==> flow/design.v <==
module conv1_buf #(
    parameter WIDTH     = 28,
    parameter HEIGHT    = 28,
    parameter DATA_BITS = 8
)(
    input                        clk,
    input                        rst_n,
    input                        valid_in,
    input  signed [DATA_BITS-1:0] data_in,
    output wire signed [DATA_BITS-1:0] data_out_0,  data_out_1,  data_out_2,  data_out_3,  data_out_4,
    output wire signed [DATA_BITS-1:0] data_out_5,  data_out_6,  data_out_7,  data_out_8,  data_out_9,
    output wire signed [DATA_BITS-1:0] data_out_10, data_out_11, data_out_12, data_out_13, data_out_14,
    output wire signed [DATA_BITS-1:0] data_out_15, data_out_16, data_out_17, data_out_18, data_out_19,
    output wire signed [DATA_BITS-1:0] data_out_20, data_out_21, data_out_22, data_out_23, data_out_24,
    output reg                   valid_out_buf
);
    reg [DATA_BITS-1:0] line1_regs [0:WIDTH-1];
    reg [DATA_BITS-1:0] line2_regs [0:WIDTH-1];
    reg [DATA_BITS-1:0] line3_regs [0:WIDTH-1];
    reg [DATA_BITS-1:0] line4_regs [0:WIDTH-1];
    reg [DATA_BITS-1:0] s0[0:4], s1[0:4], s2[0:4], s3[0:4], s4[0:4];
    reg [$clog2(WIDTH)-1:0]  col_cnt;
    reg [$clog2(HEIGHT)-1:0] row_cnt;
    integer i;
    always @(posedge clk) begin
        if (!rst_n) begin
            col_cnt <= 0;
            row_cnt <= 0;
            valid_out_buf <= 0; 
            for (i = 0; i < 5; i = i + 1) begin
                s0[i] <= 0; s1[i] <= 0; s2[i] <= 0; s3[i] <= 0; s4[i] <= 0;
            end
        end else if (valid_in) begin
            line4_regs[col_cnt] <= line3_regs[col_cnt];
            line3_regs[col_cnt] <= line2_regs[col_cnt];
            line2_regs[col_cnt] <= line1_regs[col_cnt];
            line1_regs[col_cnt] <= data_in;
            s4[0] <= line4_regs[col_cnt]; s4[1] <= s4[0]; s4[2] <= s4[1]; s4[3] <= s4[2]; s4[4] <= s4[3];
            s3[0] <= line3_regs[col_cnt]; s3[1] <= s3[0]; s3[2] <= s3[1]; s3[3] <= s3[2]; s3[4] <= s3[3];
            s2[0] <= line2_regs[col_cnt]; s2[1] <= s2[0]; s2[2] <= s2[1]; s2[3] <= s2[2]; s2[4] <= s2[3];
            s1[0] <= line1_regs[col_cnt]; s1[1] <= s1[0]; s1[2] <= s1[1]; s1[3] <= s1[2]; s1[4] <= s1[3];
            s0[0] <= data_in;             s0[1] <= s0[0]; s0[2] <= s0[1]; s0[3] <= s0[2]; s0[4] <= s0[3];
            if (col_cnt == WIDTH - 1) begin
                col_cnt <= 0;
                if (row_cnt == HEIGHT - 1) row_cnt <= 0;
                else row_cnt <= row_cnt + 1;
            end else begin
                col_cnt <= col_cnt + 1;
            end
            valid_out_buf <= (row_cnt >= 4) && (col_cnt >= 4 && col_cnt <= 27);
        end else begin
            valid_out_buf <= 1'b0;
        end
    end
    assign {data_out_0,  data_out_1,  data_out_2,  data_out_3,  data_out_4}  = {s4[4],s4[3],s4[2],s4[1],s4[0]};
    assign {data_out_5,  data_out_6,  data_out_7,  data_out_8,  data_out_9}  = {s3[4],s3[3],s3[2],s3[1],s3[0]};
    assign {data_out_10, data_out_11, data_out_12, data_out_13, data_out_14} = {s2[4],s2[3],s2[2],s2[1],s2[0]};
    assign {data_out_15, data_out_16, data_out_17, data_out_18, data_out_19} = {s1[4],s1[3],s1[2],s1[1],s1[0]};
    assign {data_out_20, data_out_21, data_out_22, data_out_23, data_out_24} = {s0[4],s0[3],s0[2],s0[1],s0[0]};
endmodule
module conv1_calc (
    input                       clk,
    input                       rst_n,
    input                       valid_out_buf,
    input    signed   [7:0]           data_out_0, data_out_1, data_out_2, data_out_3, data_out_4,
                                data_out_5, data_out_6, data_out_7, data_out_8, data_out_9,
                                data_out_10, data_out_11, data_out_12, data_out_13, data_out_14,
                                data_out_15, data_out_16, data_out_17, data_out_18, data_out_19,
                                data_out_20, data_out_21, data_out_22, data_out_23, data_out_24,
    output reg  signed [11:0]          conv_out_1, conv_out_2, conv_out_3,
    output reg                  valid_out_calc
);
    localparam P_STAGES = 7;  
       wire signed [7:0] b1 = 8'sh88;
       wire signed [7:0] b2 = 8'sh00;
       wire signed [7:0] b3 = 8'sh00;
    function signed [7:0] get_w1(input [4:0] addr);
        case(addr)
            5'd00: get_w1 = 8'sh00; 5'd01: get_w1 = 8'shcd; 5'd02: get_w1 = 8'shf9; 5'd03: get_w1 = 8'shef; 5'd04: get_w1 = 8'sh07; 
            5'd05: get_w1 = 8'sh43; 5'd06: get_w1 = 8'shef; 5'd07: get_w1 = 8'shdd; 5'd08: get_w1 = 8'shee; 5'd09: get_w1 = 8'sh13; 
            5'd10: get_w1 = 8'sh31; 5'd11: get_w1 = 8'sh38; 5'd12: get_w1 = 8'sh34; 5'd13: get_w1 = 8'sh19; 5'd14: get_w1 = 8'shfe; 
            5'd15: get_w1 = 8'sh11; 5'd16: get_w1 = 8'sh0c; 5'd17: get_w1 = 8'shfe; 5'd18: get_w1 = 8'shc8; 5'd19: get_w1 = 8'shb3; 
            5'd20: get_w1 = 8'shf0; 5'd21: get_w1 = 8'she1; 5'd22: get_w1 = 8'sh10; 5'd23: get_w1 = 8'sh3c; 5'd24: get_w1 = 8'sh7f; 
            default: get_w1 = 8'sh00;
        endcase
    endfunction
    function signed [7:0] get_w2(input [4:0] addr);
        case(addr)
            5'd00: get_w2 = 8'sh1e; 5'd01: get_w2 = 8'sh26; 5'd02: get_w2 = 8'sh24; 5'd03: get_w2 = 8'sh2e; 5'd04: get_w2 = 8'she6; 
            5'd05: get_w2 = 8'sh1b; 5'd06: get_w2 = 8'she2; 5'd07: get_w2 = 8'sh01; 5'd08: get_w2 = 8'sh21; 5'd09: get_w2 = 8'sh01; 
            5'd10: get_w2 = 8'sh2b; 5'd11: get_w2 = 8'shff; 5'd12: get_w2 = 8'sh15; 5'd13: get_w2 = 8'sh04; 5'd14: get_w2 = 8'sh0d; 
            5'd15: get_w2 = 8'sh0f; 5'd16: get_w2 = 8'she5; 5'd17: get_w2 = 8'she9; 5'd18: get_w2 = 8'shde; 5'd19: get_w2 = 8'sh2d; 
            5'd20: get_w2 = 8'shef; 5'd21: get_w2 = 8'shf2; 5'd22: get_w2 = 8'sh00; 5'd23: get_w2 = 8'sh13; 5'd24: get_w2 = 8'sh19; 
            default: get_w2 = 8'sh00;
        endcase
    endfunction
    function signed [7:0] get_w3(input [4:0] addr);
        case(addr)
            5'd00: get_w3 = 8'sh1f; 5'd01: get_w3 = 8'sh2f; 5'd02: get_w3 = 8'sh1e; 5'd03: get_w3 = 8'sh19; 5'd04: get_w3 = 8'sh17; 
            5'd05: get_w3 = 8'sh08; 5'd06: get_w3 = 8'sh03; 5'd07: get_w3 = 8'shfa; 5'd08: get_w3 = 8'sh0e; 5'd09: get_w3 = 8'sh28; 
            5'd10: get_w3 = 8'shbb; 5'd11: get_w3 = 8'sh35; 5'd12: get_w3 = 8'sh3f; 5'd13: get_w3 = 8'sh36; 5'd14: get_w3 = 8'sh05; 
            5'd15: get_w3 = 8'shc6; 5'd16: get_w3 = 8'shd5; 5'd17: get_w3 = 8'sh04; 5'd18: get_w3 = 8'shfb; 5'd19: get_w3 = 8'shea; 
            5'd20: get_w3 = 8'sh85; 5'd21: get_w3 = 8'sh80; 5'd22: get_w3 = 8'sh80; 5'd23: get_w3 = 8'sh80; 5'd24: get_w3 = 8'sh80; 
            default: get_w3 = 8'sh00;
        endcase
    endfunction
    reg [7:0] p_s0 [0:24]; 
    reg signed [15:0] product1_s1[0:24], product2_s1[0:24], product3_s1[0:24];
    reg signed [17:0] sum1_s2[0:12], sum2_s2[0:12], sum3_s2[0:12];
    reg signed [17:0] sum1_s3[0:6],  sum2_s3[0:6],  sum3_s3[0:6];
    reg signed [17:0] sum1_s4[0:3],  sum2_s4[0:3],  sum3_s4[0:3];
    reg signed [17:0] sum1_s5[0:1],  sum2_s5[0:1],  sum3_s5[0:1];
    reg signed [18:0] sum1_s6, sum2_s6, sum3_s6;
    reg [P_STAGES-1:0] valid_pipe;
    integer i;  
    always @(posedge clk) begin
        if (!rst_n) begin
            valid_pipe <= 0;
            valid_out_calc <= 0;
            conv_out_1 <= 0;
            conv_out_2 <= 0;
            conv_out_3 <= 0;
            for (i=0; i<25; i=i+1) begin p_s0[i] <= 0; product1_s1[i] <= 0; product2_s1[i] <= 0; product3_s1[i] <= 0; end
            for (i=0; i<13; i=i+1) begin sum1_s2[i] <= 0; sum2_s2[i] <= 0; sum3_s2[i] <= 0; end
            for (i=0; i<7; i=i+1)  begin sum1_s3[i] <= 0; sum2_s3[i] <= 0; sum3_s3[i] <= 0; end
            for (i=0; i<4; i=i+1)  begin sum1_s4[i] <= 0; sum2_s4[i] <= 0; sum3_s4[i] <= 0; end
            for (i=0; i<2; i=i+1)  begin sum1_s5[i] <= 0; sum2_s5[i] <= 0; sum3_s5[i] <= 0; end
            sum1_s6 <= 0; sum2_s6 <= 0; sum3_s6 <= 0;
        end else begin
            valid_pipe <= {valid_pipe[P_STAGES-2:0], valid_out_buf};
            valid_out_calc <= valid_pipe[P_STAGES-1];
            if (valid_out_buf) begin
                p_s0[0] <= data_out_0; p_s0[1] <= data_out_1; p_s0[2] <= data_out_2; p_s0[3] <= data_out_3; p_s0[4] <= data_out_4;
                p_s0[5] <= data_out_5; p_s0[6] <= data_out_6; p_s0[7] <= data_out_7; p_s0[8] <= data_out_8; p_s0[9] <= data_out_9;
                p_s0[10] <= data_out_10; p_s0[11] <= data_out_11; p_s0[12] <= data_out_12; p_s0[13] <= data_out_13; p_s0[14] <= data_out_14;
                p_s0[15] <= data_out_15; p_s0[16] <= data_out_16; p_s0[17] <= data_out_17; p_s0[18] <= data_out_18; p_s0[19] <= data_out_19;
                p_s0[20] <= data_out_20; p_s0[21] <= data_out_21; p_s0[22] <= data_out_22; p_s0[23] <= data_out_23; p_s0[24] <= data_out_24;
            end
            for (i = 0; i < 25; i = i + 1) begin
                product1_s1[i] <= $signed(p_s0[i]) * get_w1(i);
                product2_s1[i] <= $signed(p_s0[i]) * get_w2(i);
                product3_s1[i] <= $signed(p_s0[i]) * get_w3(i);
            end
            for (i = 0; i < 12; i = i + 1) begin
                sum1_s2[i] <= product1_s1[2*i] + product1_s1[2*i+1];
                sum2_s2[i] <= product2_s1[2*i] + product2_s1[2*i+1];
                sum3_s2[i] <= product3_s1[2*i] + product3_s1[2*i+1];
            end
            sum1_s2[12] <= product1_s1[24]; sum2_s2[12] <= product2_s1[24]; sum3_s2[12] <= product3_s1[24];
            for (i = 0; i < 6; i = i + 1) begin
                sum1_s3[i] <= sum1_s2[2*i] + sum1_s2[2*i+1];
                sum2_s3[i] <= sum2_s2[2*i] + sum2_s2[2*i+1];
                sum3_s3[i] <= sum3_s2[2*i] + sum3_s2[2*i+1];
            end
            sum1_s3[6] <= sum1_s2[12]; sum2_s3[6] <= sum2_s2[12]; sum3_s3[6] <= sum3_s2[12];
            sum1_s4[0] <= sum1_s3[0] + sum1_s3[1]; sum1_s4[1] <= sum1_s3[2] + sum1_s3[3]; sum1_s4[2] <= sum1_s3[4] + sum1_s3[5]; sum1_s4[3] <= sum1_s3[6];
            sum2_s4[0] <= sum2_s3[0] + sum2_s3[1]; sum2_s4[1] <= sum2_s3[2] + sum2_s3[3]; sum2_s4[2] <= sum2_s3[4] + sum2_s3[5]; sum2_s4[3] <= sum2_s3[6];
            sum3_s4[0] <= sum3_s3[0] + sum3_s3[1]; sum3_s4[1] <= sum3_s3[2] + sum3_s3[3]; sum3_s4[2] <= sum3_s3[4] + sum3_s3[5]; sum3_s4[3] <= sum3_s3[6];
            sum1_s5[0] <= sum1_s4[0] + sum1_s4[1]; sum1_s5[1] <= sum1_s4[2] + sum1_s4[3];
            sum2_s5[0] <= sum2_s4[0] + sum2_s4[1]; sum2_s5[1] <= sum2_s4[2] + sum2_s4[3];
            sum3_s5[0] <= sum3_s4[0] + sum3_s4[1]; sum3_s5[1] <= sum3_s4[2] + sum3_s4[3];
            sum1_s6 <= sum1_s5[0] + sum1_s5[1];
            sum2_s6 <= sum2_s5[0] + sum2_s5[1];
            sum3_s6 <= sum3_s5[0] + sum3_s5[1];
            if (valid_pipe[P_STAGES-1]) begin
                conv_out_1 <= ($signed(sum1_s6) >>> 7) + b1;
                conv_out_2 <= ($signed(sum2_s6) >>> 7) + b2;
                conv_out_3 <= ($signed(sum3_s6) >>> 7) + b3;
            end 
        end
    end
endmodule
 module conv1_layer (
   input clk,
   input rst_n,
   input valid_in,
   input signed [7:0] data_in,
   output signed [11:0] conv_out_1, conv_out_2, conv_out_3,
   output valid_out_conv
 );
 wire signed [7:0] data_out_0, data_out_1, data_out_2, data_out_3, data_out_4,
  data_out_5, data_out_6, data_out_7, data_out_8, data_out_9,
  data_out_10, data_out_11, data_out_12, data_out_13, data_out_14,
  data_out_15, data_out_16, data_out_17, data_out_18, data_out_19,
  data_out_20, data_out_21, data_out_22, data_out_23, data_out_24;
 wire valid_out_buf;
 conv1_buf #(.WIDTH(28), .HEIGHT(28), .DATA_BITS(8)) conv1_buf(
   .clk(clk),
   .rst_n(rst_n),
   .valid_in(valid_in),
   .data_in(data_in),
   .data_out_0(data_out_0),
   .data_out_1(data_out_1),
   .data_out_2(data_out_2),
   .data_out_3(data_out_3),
   .data_out_4(data_out_4),
   .data_out_5(data_out_5),
   .data_out_6(data_out_6),
   .data_out_7(data_out_7),
   .data_out_8(data_out_8),
   .data_out_9(data_out_9),
   .data_out_10(data_out_10),
   .data_out_11(data_out_11),
   .data_out_12(data_out_12),
   .data_out_13(data_out_13),
   .data_out_14(data_out_14),
   .data_out_15(data_out_15),
   .data_out_16(data_out_16),
   .data_out_17(data_out_17),
   .data_out_18(data_out_18),
   .data_out_19(data_out_19),
   .data_out_20(data_out_20),
   .data_out_21(data_out_21),
   .data_out_22(data_out_22),
   .data_out_23(data_out_23),
   .data_out_24(data_out_24),
   .valid_out_buf(valid_out_buf)
 );
 conv1_calc conv1_calc(
   .clk(clk),
   .rst_n(rst_n),
   .valid_out_buf(valid_out_buf),
   .data_out_0(data_out_0),
   .data_out_1(data_out_1),
   .data_out_2(data_out_2),
   .data_out_3(data_out_3),
   .data_out_4(data_out_4),
   .data_out_5(data_out_5),
   .data_out_6(data_out_6),
   .data_out_7(data_out_7),
   .data_out_8(data_out_8),
   .data_out_9(data_out_9),
   .data_out_10(data_out_10),
   .data_out_11(data_out_11),
   .data_out_12(data_out_12),
   .data_out_13(data_out_13),
   .data_out_14(data_out_14),
   .data_out_15(data_out_15),
   .data_out_16(data_out_16),
   .data_out_17(data_out_17),
   .data_out_18(data_out_18),
   .data_out_19(data_out_19),
   .data_out_20(data_out_20),
   .data_out_21(data_out_21),
   .data_out_22(data_out_22),
   .data_out_23(data_out_23),
   .data_out_24(data_out_24),
   .conv_out_1(conv_out_1),
   .conv_out_2(conv_out_2),
   .conv_out_3(conv_out_3),
   .valid_out_calc(valid_out_conv)
 );
 endmodule
**From RTL to reports: conv1_layer**

What the tools print for conv1_layer, step after step.
Lines are those of the file above, counted from 1.
Operators carry their Yosys type and port widths (W data, S select, Z words).
Cell names lack the library's common part.
A cell with -- has no value.

- Top: conv1_layer
- Clock: clk
- Library: sky130hd
- Timing corner: tt_025C_1v80

**Word-level counts**

Counts by Yosys on the flattened word-level netlist (proc, flatten, opt, wreduce). Print and check cells are left out.
Yosys's memory passes give these memory sizes; they may raise the number of words (mostly to a power of two), join words into wider ones and drop unused or constant bits.

- Add/subtract/negate cells: 81
- Multipliers: 59
- Divide/modulo/power cells: 0
- Order comparisons: 3
- Equal/unequal tests: 2
- Shift-type cells: 0
- Mux-type cells: 20
- Bitwise logic cells: 0
- Reduce/logical cells: 5

Operators by type and width:

| cell | number |
|---|---|
| $mul A8 B6 Y14 const B | 21 |
| $mul A8 B7 Y15 const B | 10 |
| $mul A8 B5 Y13 const B | 11 |
| $mul A8 B8 Y16 const B | 5 |
| $add A18 B18 Y18 | 28 |
| $add A16 B16 Y17 | 28 |
| $mul A8 B4 Y12 const B | 9 |
| $mul A8 B3 Y11 const B | 3 |
| $mux W8 | 8 |
| $add A18 B18 Y19 | 3 |
| $mux W5 | 10 |
| $add A18 B14 Y18 | 2 |
| $add A18 B16 Y18 | 2 |
| $neg A8 Y9 | 4 |
| $add A16 B10 Y17 | 2 |
| $add A16 B8 Y17 | 2 |
| $neg A8 Y15 | 2 |
| $add A15 B18 Y18 | 1 |
| $add A12 B16 Y17 | 1 |
| $add A16 B11 Y17 | 1 |
| $neg A8 Y16 | 1 |
| $add A12 B8 Y12 const B | 1 |
| $neg A8 Y12 | 1 |
| $add A5 B1 Y5 const B | 2 |
| $ge A5 B3 Y1 const B | 2 |
| $eq A5 B5 Y1 const B | 2 |
| $le A5 B5 Y1 const B | 1 |
| $reduce_and A2 Y1 | 2 |

Other operator kinds: 3; their cells: 5.

- Register bits after elaboration: 2906
- Latch bits: 0
- Memory bits (writable): 896
- Memory bits (read-only): 0
- Word width x clocked read ports: 32
- Memory cells: 4
- Input bits: 11
- Output and inout bits: 37
- Cells after elaboration: 385

Memory list:

| name | words | bits a word | read ports | wr ports | RTL line | text |
|---|---|---|---|---|---|---|
| conv1_buf.line1_regs | 28 | 8 | 1 | 1 | 17 | `reg [DATA_BITS-1:0] line1_regs [0:WIDTH-1];` |
| conv1_buf.line2_regs | 28 | 8 | 1 | 1 | 18 | `reg [DATA_BITS-1:0] line2_regs [0:WIDTH-1];` |
| conv1_buf.line3_regs | 28 | 8 | 1 | 1 | 19 | `reg [DATA_BITS-1:0] line3_regs [0:WIDTH-1];` |
| conv1_buf.line4_regs | 28 | 8 | 1 | 1 | 20 | `reg [DATA_BITS-1:0] line4_regs [0:WIDTH-1];` |

**Longest topological paths**

Longest topological path by Yosys (ltp), each cell counted once; first at word level (registers and memories cut), then after technology mapping (sequential cells cut; the memories' decode and read muxes count).

- Word-level depth: 4
- ABC_AREA: 1
- Gate-level depth with buffers: 19

**Synthesis result**

Yosys stat after the flow's synthesis: flattened, memories mapped to cells. It holds for the ABC_AREA given above (unset counts as 0); a run with the other value may have another netlist.

Cell types:

| cell type | number | total area (µm²) |
|---|---|---|
| dfxtp_1 | 2640 | 5.29E+04 |
| ha_1 | 2361 | 2.95E+04 |
| edfxtp_1 | 896 | 2.69E+04 |
| nand2_1 | 5195 | 1.95E+04 |
| inv_1 | 3801 | 1.43E+04 |
| a21oi_1 | 2511 | 1.26E+04 |
| fa_1 | 593 | 1.19E+04 |
| nor2_1 | 2846 | 1.07E+04 |
| o21ai_0 | 1888 | 9.45E+03 |
| nand3_1 | 1548 | 7747.43 |
| a21o_1 | 215 | 1.61E+03 |
| clkbuf_1 | 318 | 1.19E+03 |
| nor3_1 | 211 | 1.06E+03 |
| xor2_1 | 120 | 1.05E+03 |
| nand4_1 | 149 | 932.144 |
| o22ai_1 | 147 | 919.632 |
| o21bai_1 | 121 | 908.371 |
| xnor2_1 | 101 | 884.598 |

Not listed: further types 33, cells in them 672.

- Cells in the netlist: 26333
- Synthesis area: 208222.2 µm²
- Mapped flip-flops: 3536
- Buffers: 587

**Timing after synthesis**

OpenSTA on the mapped netlist: ideal clock, no wires. The path of least setup slack (recovery checks aside). Input and output delay are each 20% of the period. Register names are those of the netlist, which keeps one name where synthesis merged equal registers.

- Path type: register to register
- From: reg conv1_calc.p_s0[24][7]
- To: reg (name not given)
- Period: 5000 ps
- Library setup time: 121 ps
- Arrival time: 4283 ps
- Setup slack: 596 ps
- Path delay: 4404 ps
- Stages on the path: 17
- Path buffers: 0
- Synthesis period reached: 4404 ps

"path delay" is the arrival time less input delay plus setup time.
"stages on the path" counts driving pins, that of a launching flip-flop among them; a cell with two outputs on the path counts twice.
"synthesis period reached" is the clock period less the worst setup slack; recovery checks do not enter. This is arithmetic on one report: input and output delays are still those of the set period (20% each).
The rows between start and end are the longest chain of elaborated cells between them; the timing report does not say that the signal goes this way. Where chains are equally long, one stands for them.
A line is the first line of the expression or statement that the cell stems from. Yosys adds cells for indexed reads and writes and turns some case tables into memories.

- Path through: dfxtp_1 -> clkinv_1 -> ha_1 -> xnor2_1 -> fa_1 -> inv_1 -> fa_1 -> inv_1 -> fa_1 -> inv_1 -> ha_1 -> a21oi_1 -> nor2_1 -> nor2_1 -> nand3_1 -> o21ai_0 -> a21oi_1
- Cells in the longest elaborated chain: 1

RTL lines, path post-synthesis:

| what | RTL line | text |
|---|---|---|
| from (decl) | 107 | `reg [7:0] p_s0 [0:24];` |
| from (assign) | 123 |  |
| from (assign) | 137 | `p_s0[20] <= data_out_20; p_s0[21] <= data_out_21; p_s0[22] <= data_out_22; p_s0[23] <= data_out_23; p_s0[24] < ...` |
| $mul A8 B8 Y16 | 140 |  |
| to (assign) | 123 |  |
| to (assign) | 140 |  |
| to (decl) | 108 |  |

**Timing after layout**

Path of least setup slack in the final report of record 2 (OpenROAD, finished layout, wires in). Where an end is a register, its clock arrival counts in the times.
The path's times are printed in steps of 10 ps; the period is the one set.

- Path type: register to register
- From: reg conv1_calc.p_s0[24][4]
- To: reg (name not given)
- Period: 5020 ps
- Library setup time: 30 ps
- Arrival time: 5200 ps
- Setup slack: 690 ps
- Stages on the path: 15
- Path buffers: 0

The rows between start and end are the longest chain of elaborated cells between them; the timing report does not say that the signal goes this way. Where chains are equally long, one stands for them.

- Path through: dfxtp_1 -> fa_1 -> fa_1 -> fa_1 -> inv_1 -> fa_1 -> inv_1 -> ha_1 -> a21oi_1 -> o21ai_0 -> nor2_1 -> o21ai_0 -> nand2_1 -> nand2_1 -> nor2_1
- Cells in the longest elaborated chain: 1

RTL lines, path post-layout:

| what | RTL line | text |
|---|---|---|
| from (decl) | 107 | `reg [7:0] p_s0 [0:24];` |
| from (assign) | 123 |  |
| from (assign) | 137 | `p_s0[20] <= data_out_20; p_s0[21] <= data_out_21; p_s0[22] <= data_out_22; p_s0[23] <= data_out_23; p_s0[24] < ...` |
| $mul A8 B8 Y16 | 140 |  |
| to (assign) | 123 |  |
| to (assign) | 140 |  |
| to (decl) | 108 |  |

Measured data: module conv1_layer, platform sky130hd, 5 stored runs of the flow under differing settings, order arbitrary. Input and output delays are each 20% of the period that was set; the output load is 0.01 pF.
By "reached clock period" is meant the clock period of the run minus its worst setup slack. This is arithmetic on one report: input and output delays are still those of the set period (20% each).
"time used up by the worst setup path": the worst setup path's part of the clock period (all of it between registers, 20% less for each end at a port) less its slack. A launch clock that arrives late makes it longer, a capture clock that arrives late makes it shorter.
"total power of the final layout" is the tool's figure for a default switching activity; nothing was simulated.
"time used up by the worst setup path" is known to 10 ps.
A setting shown as n/a is not set for that run.
A result given as n/a is not shown for that run.

| setting or result | record 1 | record 2 | record 3 | record 4 | record 5 |
|---|---|---|---|---|---|
| ABC_AREA | 1 | 1 | 0 | 1 | n/a |
| CAP_MARGIN | 5 | 5 | 20 | 5 | 20 |
| CELL_PAD_IN_SITES_GLOBAL_PLACEMENT | 2 | 1 | 3 | 1 | n/a |
| CORE_ASPECT_RATIO | 1.64 | 1.64 | 1.81 | 1.64 | n/a |
| CORE_MARGIN | 6 | 6 | 7 | 6 | 2 |
| CORE_UTILIZATION | 59 | 59 | 60 | 59 | 40 |
| CTS_CLUSTER_DIAMETER | 385 | 385 | 128 | 385 | n/a |
| CTS_CLUSTER_SIZE | 81 | 81 | n/a | 81 | n/a |
| MAX_ROUTING_LAYER | met5 | met5 | n/a | met5 | n/a |
| MIN_ROUTING_LAYER | met1 | met1 | n/a | met1 | n/a |
| PLACE_DENSITY | 0.81 | 0.81 | n/a | 0.81 | n/a |
| SLEW_MARGIN | 35 | 30 | 20 | 30 | 20 |
| period_ns | 4.97 | 5.02 | 3.78 | 4.59 | 5.0 |
| GPL_TIMING_DRIVEN | n/a | 1 | n/a | n/a | n/a |
| SETUP_SLACK_MARGIN | n/a | -0.23 | -0.3 | n/a | n/a |
| TNS_END_PERCENT | n/a | 50 | n/a | n/a | n/a |
| GPL_ROUTABILITY_DRIVEN | n/a | n/a | 0 | n/a | 0 |
| HOLD_SLACK_MARGIN | n/a | n/a | 0.28 | n/a | n/a |
| PLACE_DENSITY_LB_ADDON | n/a | n/a | 0.06 | n/a | n/a |
| CELL_PAD_IN_SITES_DETAIL_PLACEMENT | n/a | n/a | n/a | n/a | 1 |
| time used up by the worst setup path (ps) | n/a | 4330 | n/a | 4190 | 4660 |
| kind of the worst setup path | n/a | register to register | n/a | register to register | register to register |
| standard-cell area after layout (µm²) | n/a | 215532.0 | n/a | 215701.0 | 213973.0 |
| total negative slack on setup checks (ps) | n/a | 0 | n/a | 0 | 0 |
| post-route worst hold slack (ps) | n/a | 414 | n/a | 342 | 404 |
| reached clock period (ps) | n/a | 4331 | n/a | 4191 | 4659 |
| area of the die (µm²) | n/a | 367758.0 | n/a | 367758.0 | 485224.0 |
| setup slack of the worst path (ps) | n/a | 689 | n/a | 399 | 341 |
| total power of the final layout (mW) | n/a | 41.562 | n/a | 45.360 | 60.883 |
| synthesis area (µm²) | n/a | 208222.2 | n/a | 208222.2 | 191866.5 |

Record 1: unfinished; error GPL-0301 in placement
Record 3: unfinished; error FLW-0024 in placement
